==> flow/design.v <==
module OneBitAdder (
  input A,
  input B,
  input cin,
  output sum,
  output cout
);
  assign sum = (A ^ B) ^ cin;
  assign cout = ((A ^ B) & cin) | (A & B);
endmodule
module Adder_2_bits (
  input [1:0] bit_1, bit_2,
  input c_in,
  output [1:0] s,
  output c_out
);
  wire c0;  
  OneBitAdder birler (.A(bit_1[0]), .B(bit_2[0]), .cin(c_in), .sum(s[0]), .cout(c0));
  OneBitAdder onlar (.A(bit_1[1]), .B(bit_2[1]), .cin(c0), .sum(s[1]), .cout(c_out));
endmodule
module Adder_4_bits (
  input [3:0] bit_1, bit_2,
  input c_in,
  output [3:0] s,
  output c_out
);
  wire  c0;  
  Adder_2_bits a_2_0 (.bit_1(bit_1[1:0]), .bit_2(bit_2[1:0]), .c_in(c_in), .s(s[1:0]), .c_out(c0));
  Adder_2_bits a_2_1 (.bit_1(bit_1[3:2]), .bit_2(bit_2[3:2]), .c_in(c0), .s(s[3:2]), .c_out(c_out));
endmodule
module Adder_8_bits (
  input [7:0] bit_1, bit_2,
  input c_in,
  output [7:0] s,
  output c_out
);
  wire  c0;  
  Adder_4_bits a_4_0 (.bit_1(bit_1[3:0]), .bit_2(bit_2[3:0]), .c_in(c_in), .s(s[3:0]), .c_out(c0));
  Adder_4_bits a_4_1 (.bit_1(bit_1[7:4]), .bit_2(bit_2[7:4]), .c_in(c0), .s(s[7:4]), .c_out(c_out));
endmodule
  module Adder_10_bits(
  input [9:0] bit_1,bit_2, 
  input c_in,
  output [9:0] s,
  output c_out
);
 wire  c0;  
   Adder_8_bits a_8 (.bit_1(bit_1[7:0]), .bit_2(bit_2[7:0]), .c_in(c_in), .s(s[7:0]), .c_out(c0));
   Adder_2_bits a_2 (.bit_1(bit_1[9:8]), .bit_2(bit_2[9:8]), .c_in(c0), .s(s[9:8]), .c_out(c_out));
endmodule
module Adder_16_bits (
  input [15:0] bit_1, bit_2,
  input c_in,
  output [15:0] s,
  output c_out
);
  wire  c0;  
  Adder_8_bits a_8_0 (.bit_1(bit_1[7:0]), .bit_2(bit_2[7:0]), .c_in(c_in), .s(s[7:0]), .c_out(c0));
  Adder_8_bits a_8_1 (.bit_1(bit_1[15:8]), .bit_2(bit_2[15:8]), .c_in(c0), .s(s[15:8]), .c_out(c_out));
endmodule
module Adder_18_bits (
  input [17:0] bit_1, bit_2,
  input c_in,
  output [17:0] s,
  output c_out
);
  wire  c0;  
  Adder_16_bits a_16 (.bit_1(bit_1[15:0]), .bit_2(bit_2[15:0]), .c_in(c_in), .s(s[15:0]), .c_out(c0));
  Adder_2_bits a_2 (.bit_1(bit_1[17:16]), .bit_2(bit_2[17:16]), .c_in(c0), .s(s[17:16]), .c_out(c_out));
endmodule
module ExtendValue (
  input [0:5] inp,
  output reg [0:17] out
);
  always @* begin
    out[12:17] = inp[0:5];
    if (inp[0] == 1'b0)
      out[0:11] = 12'b0;
    else
      out[0:11] = 12'hfff;
  end
endmodule
module Mux_Alu (
  input  [1:0] whichalu,
  input  [17:0] input_0, input_1, input_2, input_3,
  output reg [17:0] out
);
    always @ (input_0 or input_1 or input_2 or input_3 or whichalu)
    begin
	out=input_0;
	if(whichalu== 2'b01)
	   out=input_1;
	if(whichalu== 2'b10)
	   out=input_2;
	if(whichalu== 2'b11)
	   out=input_3;
    end
endmodule
module Mux_18bit (
  input wire select,
  input wire [17:0] input_1,  
  input wire [17:0] input_2,  
  output reg [17:0] out  
);
    always @ (select or input_1 or input_2)
    begin
        if (select == 1'b0)
            out = input_1;
        else
            out = input_2;
    end
endmodule
module aluselect (
    input wire [17:0] R1,
    input wire [17:0] R2,
    input wire [1:0] alu_op_type,
    output wire [17:0] result,
    output wire cout
);
    wire [17:0] add_result, and_result, nand_result, nor_result;
    Adder_18_bits adder (.bit_1(R1), .bit_2(R2), .c_in(1'b0), .s(add_result), .c_out(cout));
    assign and_result = R1 & R2;
    assign nand_result = ~(R1 & R2);
    assign nor_result = ~(R1 | R2);
    Mux_Alu m1 (
        .whichalu(alu_op_type),
        .input_0(add_result),
        .input_1(and_result),
        .input_2(nand_result),
        .input_3(nor_result),
        .out(result)
    );
endmodule
module Regfile (
  input [0:4] select_register, reg_1, reg_2,
  input [0:17] data,
  input clck, reset_enable, write_enable, clear,
  output reg [0:17] read_reg_1_value,
  output reg [0:17] read_reg_2_value
);
  reg [0:17] registers [0:15];  
  integer i;
  always @(posedge clck or posedge reset_enable) begin
    if (reset_enable) begin
      for (i = 0; i < 16; i = i + 1) begin
        registers[i] <= 18'b0;
      end
    end
    else if (clear) begin
      for (i = 0; i < 16; i = i + 1) begin
        registers[i] <= 18'b0;
      end
    end
    else if (write_enable) begin
      registers[select_register[1:4]] <= data;
    end
  end
  always @(posedge clck) begin
    read_reg_1_value <= registers[reg_1[1:4]];
    read_reg_2_value <= registers[reg_2[1:4]];
  end
endmodule
module ProgramCounter (
  input wire clk,
  input wire rst,
  input wire is_jump,
  input wire pc_enable,
  input wire next,
  input wire [9:0] address_input,
  output reg [9:0] current_address
);
  always @(posedge clk or posedge rst) begin
    if (rst) begin
      current_address <= 10'b0;
    end else begin
      if (is_jump) begin
        current_address <= current_address+address_input;
      end else if (pc_enable && next) begin
        current_address <= current_address + 1;
      end
    end
  end
endmodule
module cpu18 (
  input  wire        clk,
  input  wire        rst,
  output wire [9:0]  imem_addr,
  input  wire [17:0] imem_rdata,
  output wire [9:0]  dmem_addr,
  output wire [17:0] dmem_wdata,
  output wire        dmem_we,
  input  wire [17:0] dmem_rdata,
  output wire        halt
);
  localparam S_FETCH  = 2'd0;
  localparam S_DECODE = 2'd1;
  localparam S_EXEC   = 2'd2;
  localparam S_HALT   = 2'd3;
  reg  [1:0]  state;
  reg  [17:0] ir;
  reg         zf, cf;
  wire [9:0]  pc;
  wire [3:0] opcode = ir[17:14];
  wire [3:0] f_dst  = ir[13:10];
  wire [3:0] f_src1 = ir[9:6];
  wire [3:0] f_src2 = ir[3:0];
  wire [5:0] f_imm  = ir[5:0];
  wire [9:0] f_addr = ir[9:0];
  wire is_alu = (opcode[3:2] == 2'b00);           
  wire is_imm = (opcode[3:1] == 3'b010);          
  wire is_ld  = (opcode == 4'b0110);
  wire is_st  = (opcode == 4'b0111);
  wire is_cmp = (opcode == 4'b1000);
  wire is_jmp = (opcode >= 4'b1001) && (opcode <= 4'b1110);
  wire is_rst = (opcode == 4'b1111);
  reg taken;
  always @* begin
    case (opcode)
      4'b1001: taken = 1'b1;           
      4'b1010: taken = zf;             
      4'b1011: taken = ~zf & ~cf;      
      4'b1100: taken = cf;             
      4'b1101: taken = ~cf;            
      4'b1110: taken = cf | zf;        
      default: taken = 1'b0;
    endcase
  end
  wire exec = (state == S_EXEC);
  wire [17:0] rv1, rv2, wb_data;
  wire [3:0]  rsel1 = is_st ? f_dst : f_src1;
  Regfile regs (
    .select_register({1'b0, f_dst}),
    .reg_1({1'b0, rsel1}),
    .reg_2({1'b0, f_src2}),
    .data(wb_data),
    .clck(clk),
    .reset_enable(rst),
    .write_enable(exec & (is_alu | is_imm | is_ld)),
    .clear(exec & is_rst),
    .read_reg_1_value(rv1),
    .read_reg_2_value(rv2)
  );
  wire [17:0] imm_ext, alu_b, alu_y;
  wire        alu_cout;
  ExtendValue ext (.inp(f_imm), .out(imm_ext));
  Mux_18bit   opb (.select(is_imm), .input_1(rv2), .input_2(imm_ext), .out(alu_b));
  aluselect   alu (.R1(rv1), .R2(alu_b), .alu_op_type(opcode[1:0]), .result(alu_y), .cout(alu_cout));
  Mux_18bit   wbm (.select(is_ld), .input_1(alu_y), .input_2(dmem_rdata), .out(wb_data));
  wire do_jump = exec & is_jmp & taken;
  ProgramCounter pcr (
    .clk(clk),
    .rst(rst),
    .is_jump(do_jump),
    .pc_enable(exec),
    .next(1'b1),
    .address_input(f_addr),
    .current_address(pc)
  );
  always @(posedge clk or posedge rst) begin
    if (rst) begin
      state <= S_FETCH;
      ir    <= 18'b0;
      zf    <= 1'b0;
      cf    <= 1'b0;
    end else begin
      case (state)
        S_FETCH: begin
          ir    <= imem_rdata;
          state <= S_DECODE;
        end
        S_DECODE: state <= S_EXEC;
        S_EXEC: begin
          if (is_cmp) begin
            zf <= (rv1 == rv2);
            cf <= (rv1 < rv2);
          end else if (is_rst) begin
            zf <= 1'b0;
            cf <= 1'b0;
          end
          if (do_jump && f_addr == 10'd0)
            state <= S_HALT;
          else
            state <= S_FETCH;
        end
        default: state <= S_HALT;
      endcase
    end
  end
  assign imem_addr  = pc;
  assign dmem_addr  = f_addr;
  assign dmem_wdata = rv1;
  assign dmem_we    = exec & is_st;
  assign halt       = (state == S_HALT);
endmodule
Tool chain data of cpu18
What the tools print for cpu18, step after step.
Line numbers count from 1 in the design file above.
{"block": "setup", "top_module": "cpu18", "clock_port": "clk", "lib": "sky130hd", "corner": "tt_025C_1v80"}

Word-level counts
Yosys after proc, flatten, opt, wreduce and memory -nomap, before mapping. Print and check cells are not counted. Equal cells are merged and count once.
{"block": "bits", "elab_cells": 299, "out_inout_bits": 40, "ff_bits": 356, "in_bits": 38}
{"block": "classes", "equal": 63, "n_mux": 65, "logic": 99, "addsub": 2, "reduce_logical": 44, "cmp": 3}
{"block": "op_table", "op": "18-bit two-way mux", "count": 53}
{"block": "op_table", "op": "18-bit case mux with 16-bit select", "count": 2}
{"block": "op_table", "op": "4-bit == test (second input constant)", "count": 32}
{"block": "op_table", "op": "4-bit by 3-bit == test with 1-bit output (second input constant)", "count": 14}
{"block": "op_table", "op": "1-bit bitwise AND", "count": 39}
{"block": "op_table", "op": "2-bit nonzero test", "count": 19}
{"block": "op_table", "op": "18-bit inverter", "count": 2}
{"block": "op_table", "op": "1-bit XOR", "count": 35}
{"block": "op_table", "op": "2-bit AND reduction", "count": 17}
{"block": "op_table", "op": "4-bit by 2-bit == test with 1-bit output (second input constant)", "count": 6}
{"block": "op_table", "op": "10-bit two-way mux", "count": 2}
{"block": "op_table", "op": "1-bit bitwise OR", "count": 19}
{"block": "op_table", "op": "18-bit < comparator", "count": 1}
{"block": "op_table", "op": "18-bit == test", "count": 1}
{"block": "op_table", "op": "18-bit bitwise AND", "count": 1}
{"block": "op_table", "op": "18-bit bitwise OR", "count": 1}
{"block": "op_table", "op": "4-bit by 1-bit == test with 1-bit output (second input constant)", "count": 3}
{"block": "op_table", "op": "4-bit logical NOT", "count": 3}
{"block": "op_table", "op": "12-bit two-way mux", "count": 1}
{"block": "op_table", "op": "10-bit by 1-bit adder with 10-bit output (second input constant)", "count": 1}
{"block": "op_table", "op": "10-bit adder", "count": 1}
{"block": "op_table", "op": "10-bit logical NOT", "count": 1}
{"block": "op_table", "op": "2-bit == test (second input constant)", "count": 4}
{"block": "op_table", "op": "2-bit case mux with 3-bit select", "count": 1}
{"block": "op_table", "op": "1-bit case mux with 6-bit select", "count": 1}
{"block": "op_table", "op": "2-bit by 1-bit == test with 1-bit output (second input constant)", "count": 2}
{"block": "op_table", "op": "2-bit logical NOT", "count": 2}
{"block": "op_table", "op": "4-bit greater-or-equal comparator (second input constant)", "count": 1}
Not listed: further kinds 7, cells in them 11.

Depth
Longest topological path by Yosys (ltp), each cell counted once; first at word level (registers and memories cut), then after technology mapping (sequential cells cut; the memories' decode and read muxes count).
{"block": "logic_depth", "ltp_word": 43, "ABC_AREA": 0, "ltp_mapped": 31, "depth_no_buf": 26}

Netlist
Yosys stat after the flow's synthesis: flattened, memories mapped to cells. It holds for the ABC_AREA given above (unset counts as 0); a run with the other value may have another netlist.
Totals and module areas in this step are rounded.
{"block": "by_type", "cell_type": "sky130_fd_sc_hd__dfrtp_1", "count": 321, "area_total_um2": 8.03E+03}
{"block": "by_type", "cell_type": "sky130_fd_sc_hd__mux2_2", "count": 319, "area_total_um2": 3.59E+03}
{"block": "by_type", "cell_type": "sky130_fd_sc_hd__a22oi_1", "count": 112, "area_total_um2": 840.806}
{"block": "by_type", "cell_type": "sky130_fd_sc_hd__ha_1", "count": 63, "area_total_um2": 788.256}
{"block": "by_type", "cell_type": "sky130_fd_sc_hd__dfxtp_1", "count": 36, "area_total_um2": 720.691}
{"block": "by_type", "cell_type": "sky130_fd_sc_hd__nor2_1", "count": 108, "area_total_um2": 405.389}
{"block": "by_type", "cell_type": "sky130_fd_sc_hd__mux2i_1", "count": 40, "area_total_um2": 400.384}
{"block": "by_type", "cell_type": "sky130_fd_sc_hd__a22o_1", "count": 43, "area_total_um2": 376.611}
{"block": "by_type", "cell_type": "sky130_fd_sc_hd__a21oi_1", "count": 75, "area_total_um2": 375.36}
{"block": "by_type", "cell_type": "sky130_fd_sc_hd__buf_4", "count": 47, "area_total_um2": 352.838}
{"block": "by_type", "cell_type": "sky130_fd_sc_hd__fa_1", "count": 17, "area_total_um2": 340.326}
{"block": "by_type", "cell_type": "sky130_fd_sc_hd__nand2_1", "count": 74, "area_total_um2": 277.766}
{"block": "by_type", "cell_type": "sky130_fd_sc_hd__buf_2", "count": 54, "area_total_um2": 270.259}
{"block": "by_type", "cell_type": "sky130_fd_sc_hd__inv_1", "count": 69, "area_total_um2": 258.998}
{"block": "by_type", "cell_type": "sky130_fd_sc_hd__o21ai_0", "count": 46, "area_total_um2": 230.221}
{"block": "by_type", "cell_type": "sky130_fd_sc_hd__a21o_1", "count": 27, "area_total_um2": 202.694}
{"block": "by_type", "cell_type": "sky130_fd_sc_hd__a211oi_2", "count": 15, "area_total_um2": 187.68}
{"block": "by_type", "cell_type": "sky130_fd_sc_hd__a222oi_1", "count": 17, "area_total_um2": 170.163}
Other cell types: 67; their cells: 459.
{"block": "synth_totals", "buffers": 176, "stdcells": 1942, "mapped_area_mm2": 0.021, "ffs": 358}
By module: a second synthesis without flattening, with its own total; a netlist apart from the flattened one above.
{"block": "hier_totals", "cells_unflattened": 2444, "area_unflattened_mm2": 0.021}
Rows give one instance, submodules left out.
{"block": "by_module", "module": "Regfile", "area_mm2": 0.017, "instances": 1, "seq_area_mm2": 0.0079, "cells": 2040}
{"block": "by_module", "module": "cpu18", "area_mm2": 0.0016, "instances": 1, "seq_area_mm2": 0.0006, "cells": 152}
{"block": "by_module", "module": "ProgramCounter", "area_mm2": 0.00083, "instances": 1, "seq_area_mm2": 0.00025, "cells": 99}
{"block": "by_module", "module": "Mux_18bit", "area_mm2": 0.00027, "instances": 2, "seq_area_mm2": 0, "cells": 20}
{"block": "by_module", "module": "Mux_Alu", "area_mm2": 0.00048, "instances": 1, "seq_area_mm2": 0, "cells": 22}
{"block": "by_module", "module": "OneBitAdder", "area_mm2": 0.00002, "instances": 18, "seq_area_mm2": 0, "cells": 1}
{"block": "by_module", "module": "aluselect", "area_mm2": 0.00025, "instances": 1, "seq_area_mm2": 0, "cells": 55}
{"block": "by_module", "module": "ExtendValue", "area_mm2": 0.00014, "instances": 1, "seq_area_mm2": 0, "cells": 18}
{"block": "by_module", "module": "Adder_16_bits", "area_mm2": 0, "instances": 1, "seq_area_mm2": 0, "cells": 0}
{"block": "by_module", "module": "Adder_18_bits", "area_mm2": 0, "instances": 1, "seq_area_mm2": 0, "cells": 0}
{"block": "by_module", "module": "Adder_2_bits", "area_mm2": 0, "instances": 9, "seq_area_mm2": 0, "cells": 0}
{"block": "by_module", "module": "Adder_4_bits", "area_mm2": 0, "instances": 4, "seq_area_mm2": 0, "cells": 0}
{"block": "by_module", "module": "Adder_8_bits", "area_mm2": 0, "instances": 2, "seq_area_mm2": 0, "cells": 0}

Worst setup path after synthesis
Source: OpenSTA report_checks on the synthesized netlist (no wires, ideal clock, input and output delay 20% of the period each), path of least setup slack; recovery checks are left aside. Register names are those of the netlist, which keeps one name where synthesis merged equal registers.
{"block": "synth_path", "path_kind": "register to register", "from": "register ir[15]", "to": "register regs.registers[0][1]", "arrival_ps": 9811, "clock_period_ps": 9000, "stages": 31, "launch_ps": 0, "required_ps": 8936, "n_path_buf": 5, "path_delay_ps": 9875, "path_slack_ps": -875, "synth_period_reached_ps": 9875}
"path_delay_ps" = arrival - input delay + setup time.
"stages": output pins that drive a net of the path, with the launching flip-flop's if there is one; two outputs of one cell count as two.
"synth_period_reached_ps" is the clock period less the worst setup slack; recovery checks do not enter. This is arithmetic on one report: input and output delays are still those of the set period (20% each).
The rows between start and end are the longest chain of elaborated cells between them; the timing report does not say that the signal goes this way. Where chains are equally long, one stands for them.
Each line given opens the expression or statement behind the cell; cells for indexed reads and writes are added by Yosys, which also makes memories of some case tables.
Where a signal picks the word or bit written, the line may be left out of the assigning lines.
{"block": "synth_via", "cell_sequence": "sky130_fd_sc_hd__dfrtp_1 -> sky130_fd_sc_hd__buf_4 -> sky130_fd_sc_hd__buf_4 -> sky130_fd_sc_hd__buf_4 -> sky130_fd_sc_hd__or3b_2 -> sky130_fd_sc_hd__buf_2 -> sky130_fd_sc_hd__mux2_2 -> sky130_fd_sc_hd__ha_1 -> sky130_fd_sc_hd__fa_1 -> sky130_fd_sc_hd__fa_1 -> sky130_fd_sc_hd__fa_1 -> sky130_fd_sc_hd__fa_1 -> sky130_fd_sc_hd__fa_1 -> sky130_fd_sc_hd__fa_1 -> sky130_fd_sc_hd__fa_1 -> sky130_fd_sc_hd__fa_1 -> sky130_fd_sc_hd__fa_1 -> sky130_fd_sc_hd__fa_1 -> sky130_fd_sc_hd__fa_1 -> sky130_fd_sc_hd__fa_1 -> sky130_fd_sc_hd__fa_1 -> sky130_fd_sc_hd__fa_1 -> sky130_fd_sc_hd__fa_1 -> sky130_fd_sc_hd__inv_1 -> sky130_fd_sc_hd__fa_1 -> sky130_fd_sc_hd__nor2b_1 -> sky130_fd_sc_hd__a211oi_1 -> sky130_fd_sc_hd__a21oi_1 -> sky130_fd_sc_hd__a211oi_2 -> sky130_fd_sc_hd__clkbuf_2 -> sky130_fd_sc_hd__mux2_2", "elab_chain_len": 41, "cone_cells": 88, "cone_classes": "eq/ne: 6; mux: 8; logic: 71; reduce/logical: 3"}
{"block": "synth_lines", "element": "start, declared", "line": 200, "rtl": "reg  [17:0] ir;"}
{"block": "synth_lines", "element": "start, assigned", "line": 262, "rtl": "ir    <= 18'b0;"}
{"block": "synth_lines", "element": "start, assigned", "line": 268, "rtl": "ir    <= imem_rdata;"}
{"block": "synth_lines", "element": "3-bit by 2-bit == test with 1-bit output", "line": 210, "rtl": "wire is_imm = (opcode[3:1] == 3'b010);"}
{"block": "synth_lines", "element": "18-bit two-way mux", "line": 107, "rtl": "if (select == 1'b0)"}
{"block": "synth_lines", "element": "1-bit XOR", "line": 9, "rtl": "assign cout = ((A ^ B) & cin) | (A & B);"}
{"block": "synth_lines", "element": "1-bit bitwise AND", "line": 9}
{"block": "synth_lines", "element": "1-bit bitwise OR", "line": 9}
{"block": "synth_lines", "element": "1-bit bitwise AND", "line": 9}
{"block": "synth_lines", "element": "1-bit bitwise OR", "line": 9}
{"block": "synth_lines", "element": "(+27 left out)"}
{"block": "synth_lines", "element": "18-bit two-way mux", "line": 91, "rtl": "if(whichalu== 2'b01)"}
{"block": "synth_lines", "element": "18-bit two-way mux", "line": 93, "rtl": "if(whichalu== 2'b10)"}
{"block": "synth_lines", "element": "18-bit two-way mux", "line": 95, "rtl": "if(whichalu== 2'b11)"}
{"block": "synth_lines", "element": "18-bit two-way mux", "line": 107}
{"block": "synth_lines", "element": "18-bit two-way mux", "line": 155, "rtl": "registers[select_register[1:4]] <= data;"}
{"block": "synth_lines", "element": "18-bit two-way mux", "line": 154, "rtl": "else if (write_enable) begin"}
{"block": "synth_lines", "element": "18-bit two-way mux", "line": 149, "rtl": "else if (clear) begin"}
{"block": "synth_lines", "element": "end, assigned", "line": 146, "rtl": "registers[i] <= 18'b0;"}
{"block": "synth_lines", "element": "end, assigned", "line": 151, "rtl": "registers[i] <= 18'b0;"}
{"block": "synth_lines", "element": "end, declared", "line": 141, "rtl": "reg [0:17] registers [0:15];"}

Worst path after layout
From the final timing report of run B: the path of least setup slack in the routed layout; clock arrival at registers is part of the times.
The path's times are printed in steps of 10 ps; the period is the one set.
{"block": "layout_path", "path_kind": "register to register", "from": "register ir[15]", "to": "register regs.registers[3][1]", "path_slack_ps": 340, "required_ps": 9530, "clock_period_ps": 9050, "arrival_ps": 9190, "stages": 27, "n_path_buf": 1, "launch_ps": 540}
The rows between start and end are the longest chain of elaborated cells between them; the timing report does not say that the signal goes this way. Where chains are equally long, one stands for them.
Where a signal picks the word or bit written, the line may be left out of the assigning lines.
{"block": "layout_via", "cell_sequence": "sky130_fd_sc_hd__dfrtp_2 -> sky130_fd_sc_hd__or3b_4 -> sky130_fd_sc_hd__mux2_2 -> sky130_fd_sc_hd__ha_2 -> sky130_fd_sc_hd__fa_2 -> sky130_fd_sc_hd__fa_2 -> sky130_fd_sc_hd__fa_2 -> sky130_fd_sc_hd__fa_2 -> sky130_fd_sc_hd__fa_2 -> sky130_fd_sc_hd__fa_2 -> sky130_fd_sc_hd__fa_2 -> sky130_fd_sc_hd__fa_2 -> sky130_fd_sc_hd__fa_2 -> sky130_fd_sc_hd__fa_2 -> sky130_fd_sc_hd__fa_2 -> sky130_fd_sc_hd__fa_2 -> sky130_fd_sc_hd__fa_2 -> sky130_fd_sc_hd__fa_2 -> sky130_fd_sc_hd__fa_1 -> sky130_fd_sc_hd__inv_1 -> sky130_fd_sc_hd__fa_1 -> sky130_fd_sc_hd__nor2b_1 -> sky130_fd_sc_hd__a211oi_1 -> sky130_fd_sc_hd__a21oi_1 -> sky130_fd_sc_hd__a211oi_2 -> sky130_fd_sc_hd__buf_4 -> sky130_fd_sc_hd__mux2_2", "elab_chain_len": 41, "cone_cells": 88, "cone_classes": "eq/ne: 6; mux: 8; logic: 71; reduce/logical: 3"}
{"block": "layout_lines", "element": "start, declared", "line": 200, "rtl": "reg  [17:0] ir;"}
{"block": "layout_lines", "element": "start, assigned", "line": 262, "rtl": "ir    <= 18'b0;"}
{"block": "layout_lines", "element": "start, assigned", "line": 268, "rtl": "ir    <= imem_rdata;"}
{"block": "layout_lines", "element": "3-bit by 2-bit == test with 1-bit output", "line": 210, "rtl": "wire is_imm = (opcode[3:1] == 3'b010);"}
{"block": "layout_lines", "element": "18-bit two-way mux", "line": 107, "rtl": "if (select == 1'b0)"}
{"block": "layout_lines", "element": "1-bit XOR", "line": 9, "rtl": "assign cout = ((A ^ B) & cin) | (A & B);"}
{"block": "layout_lines", "element": "1-bit bitwise AND", "line": 9}
{"block": "layout_lines", "element": "1-bit bitwise OR", "line": 9}
{"block": "layout_lines", "element": "1-bit bitwise AND", "line": 9}
{"block": "layout_lines", "element": "1-bit bitwise OR", "line": 9}
{"block": "layout_lines", "element": "(+27 left out)"}
{"block": "layout_lines", "element": "18-bit two-way mux", "line": 91, "rtl": "if(whichalu== 2'b01)"}
{"block": "layout_lines", "element": "18-bit two-way mux", "line": 93, "rtl": "if(whichalu== 2'b10)"}
{"block": "layout_lines", "element": "18-bit two-way mux", "line": 95, "rtl": "if(whichalu== 2'b11)"}
{"block": "layout_lines", "element": "18-bit two-way mux", "line": 107}
{"block": "layout_lines", "element": "18-bit two-way mux", "line": 155, "rtl": "registers[select_register[1:4]] <= data;"}
{"block": "layout_lines", "element": "18-bit two-way mux", "line": 154, "rtl": "else if (write_enable) begin"}
{"block": "layout_lines", "element": "18-bit two-way mux", "line": 149, "rtl": "else if (clear) begin"}
{"block": "layout_lines", "element": "end, assigned", "line": 146, "rtl": "registers[i] <= 18'b0;"}
{"block": "layout_lines", "element": "end, assigned", "line": 151, "rtl": "registers[i] <= 18'b0;"}
{"block": "layout_lines", "element": "end, declared", "line": 141, "rtl": "reg [0:17] registers [0:15];"}

Lab notebook: cpu18

Measured results for cpu18: 3 stored runs of the Yosys and OpenROAD flow on sky130hd. The settings differ; the order carries no meaning. The constraints put input and output delay at 20% of the set period each and load the outputs with 0.01 pF.
"worst_setup_path_time_ps" = time allowed to the worst setup path (clock period - input delay - output delay, where it has them) - its slack; a late launch clock adds to it, a late capture clock takes from it.
"worst_setup_path_time_ps" is given in steps of 10 ps.
Measured values are rounded.

{"run": "run A", "settings": { "CORE_MARGIN": 3, "CORE_UTILIZATION": 54, "GPL_TIMING_DRIVEN": 0, "HOLD_SLACK_MARGIN": -0.02, "MIN_ROUTING_LAYER": "met2", "TNS_END_PERCENT": 80, "period_ns": 9.0, "CAP_MARGIN": 20, "SLEW_MARGIN": 20 }, "outcome": "did not finish, routing stopped with GRT-0116"}
{"run": "run B", "settings": { "CAP_MARGIN": 15, "CELL_PAD_IN_SITES_DETAIL_PLACEMENT": 1, "CELL_PAD_IN_SITES_GLOBAL_PLACEMENT": 3, "CORE_ASPECT_RATIO": 1.74, "CORE_UTILIZATION": 50, "CTS_CLUSTER_DIAMETER": 147, "GPL_ROUTABILITY_DRIVEN": 0, "MAX_ROUTING_LAYER": "met5", "MIN_ROUTING_LAYER": "met1", "PLACE_DENSITY_LB_ADDON": 0.26, "TNS_END_PERCENT": 95, "period_ns": 9.05, "CORE_MARGIN": 2, "SLEW_MARGIN": 20 }, "results": { "synthesis_area_mm2": 0.021, "design.die.area_mm2": 0.044, "post_route_util_frac": 0.57, "setup_worst_slack_ps": 340, "total_negative_slack_ps": 0, "worst_setup_path_time_ps": 8710, "worst_path_kind": "register to register" }}
{"run": "run C", "settings": { "CAP_MARGIN": 15, "CORE_UTILIZATION": 50, "CTS_CLUSTER_DIAMETER": 353, "GPL_ROUTABILITY_DRIVEN": 1, "GPL_TIMING_DRIVEN": 0, "MAX_ROUTING_LAYER": "met4", "MIN_ROUTING_LAYER": "met2", "PLACE_DENSITY_LB_ADDON": 0.04, "SLEW_MARGIN": 0, "TNS_END_PERCENT": 20, "period_ns": 15.2, "CORE_MARGIN": 2 }, "outcome": "did not finish, routing stopped with GRT-0116"}
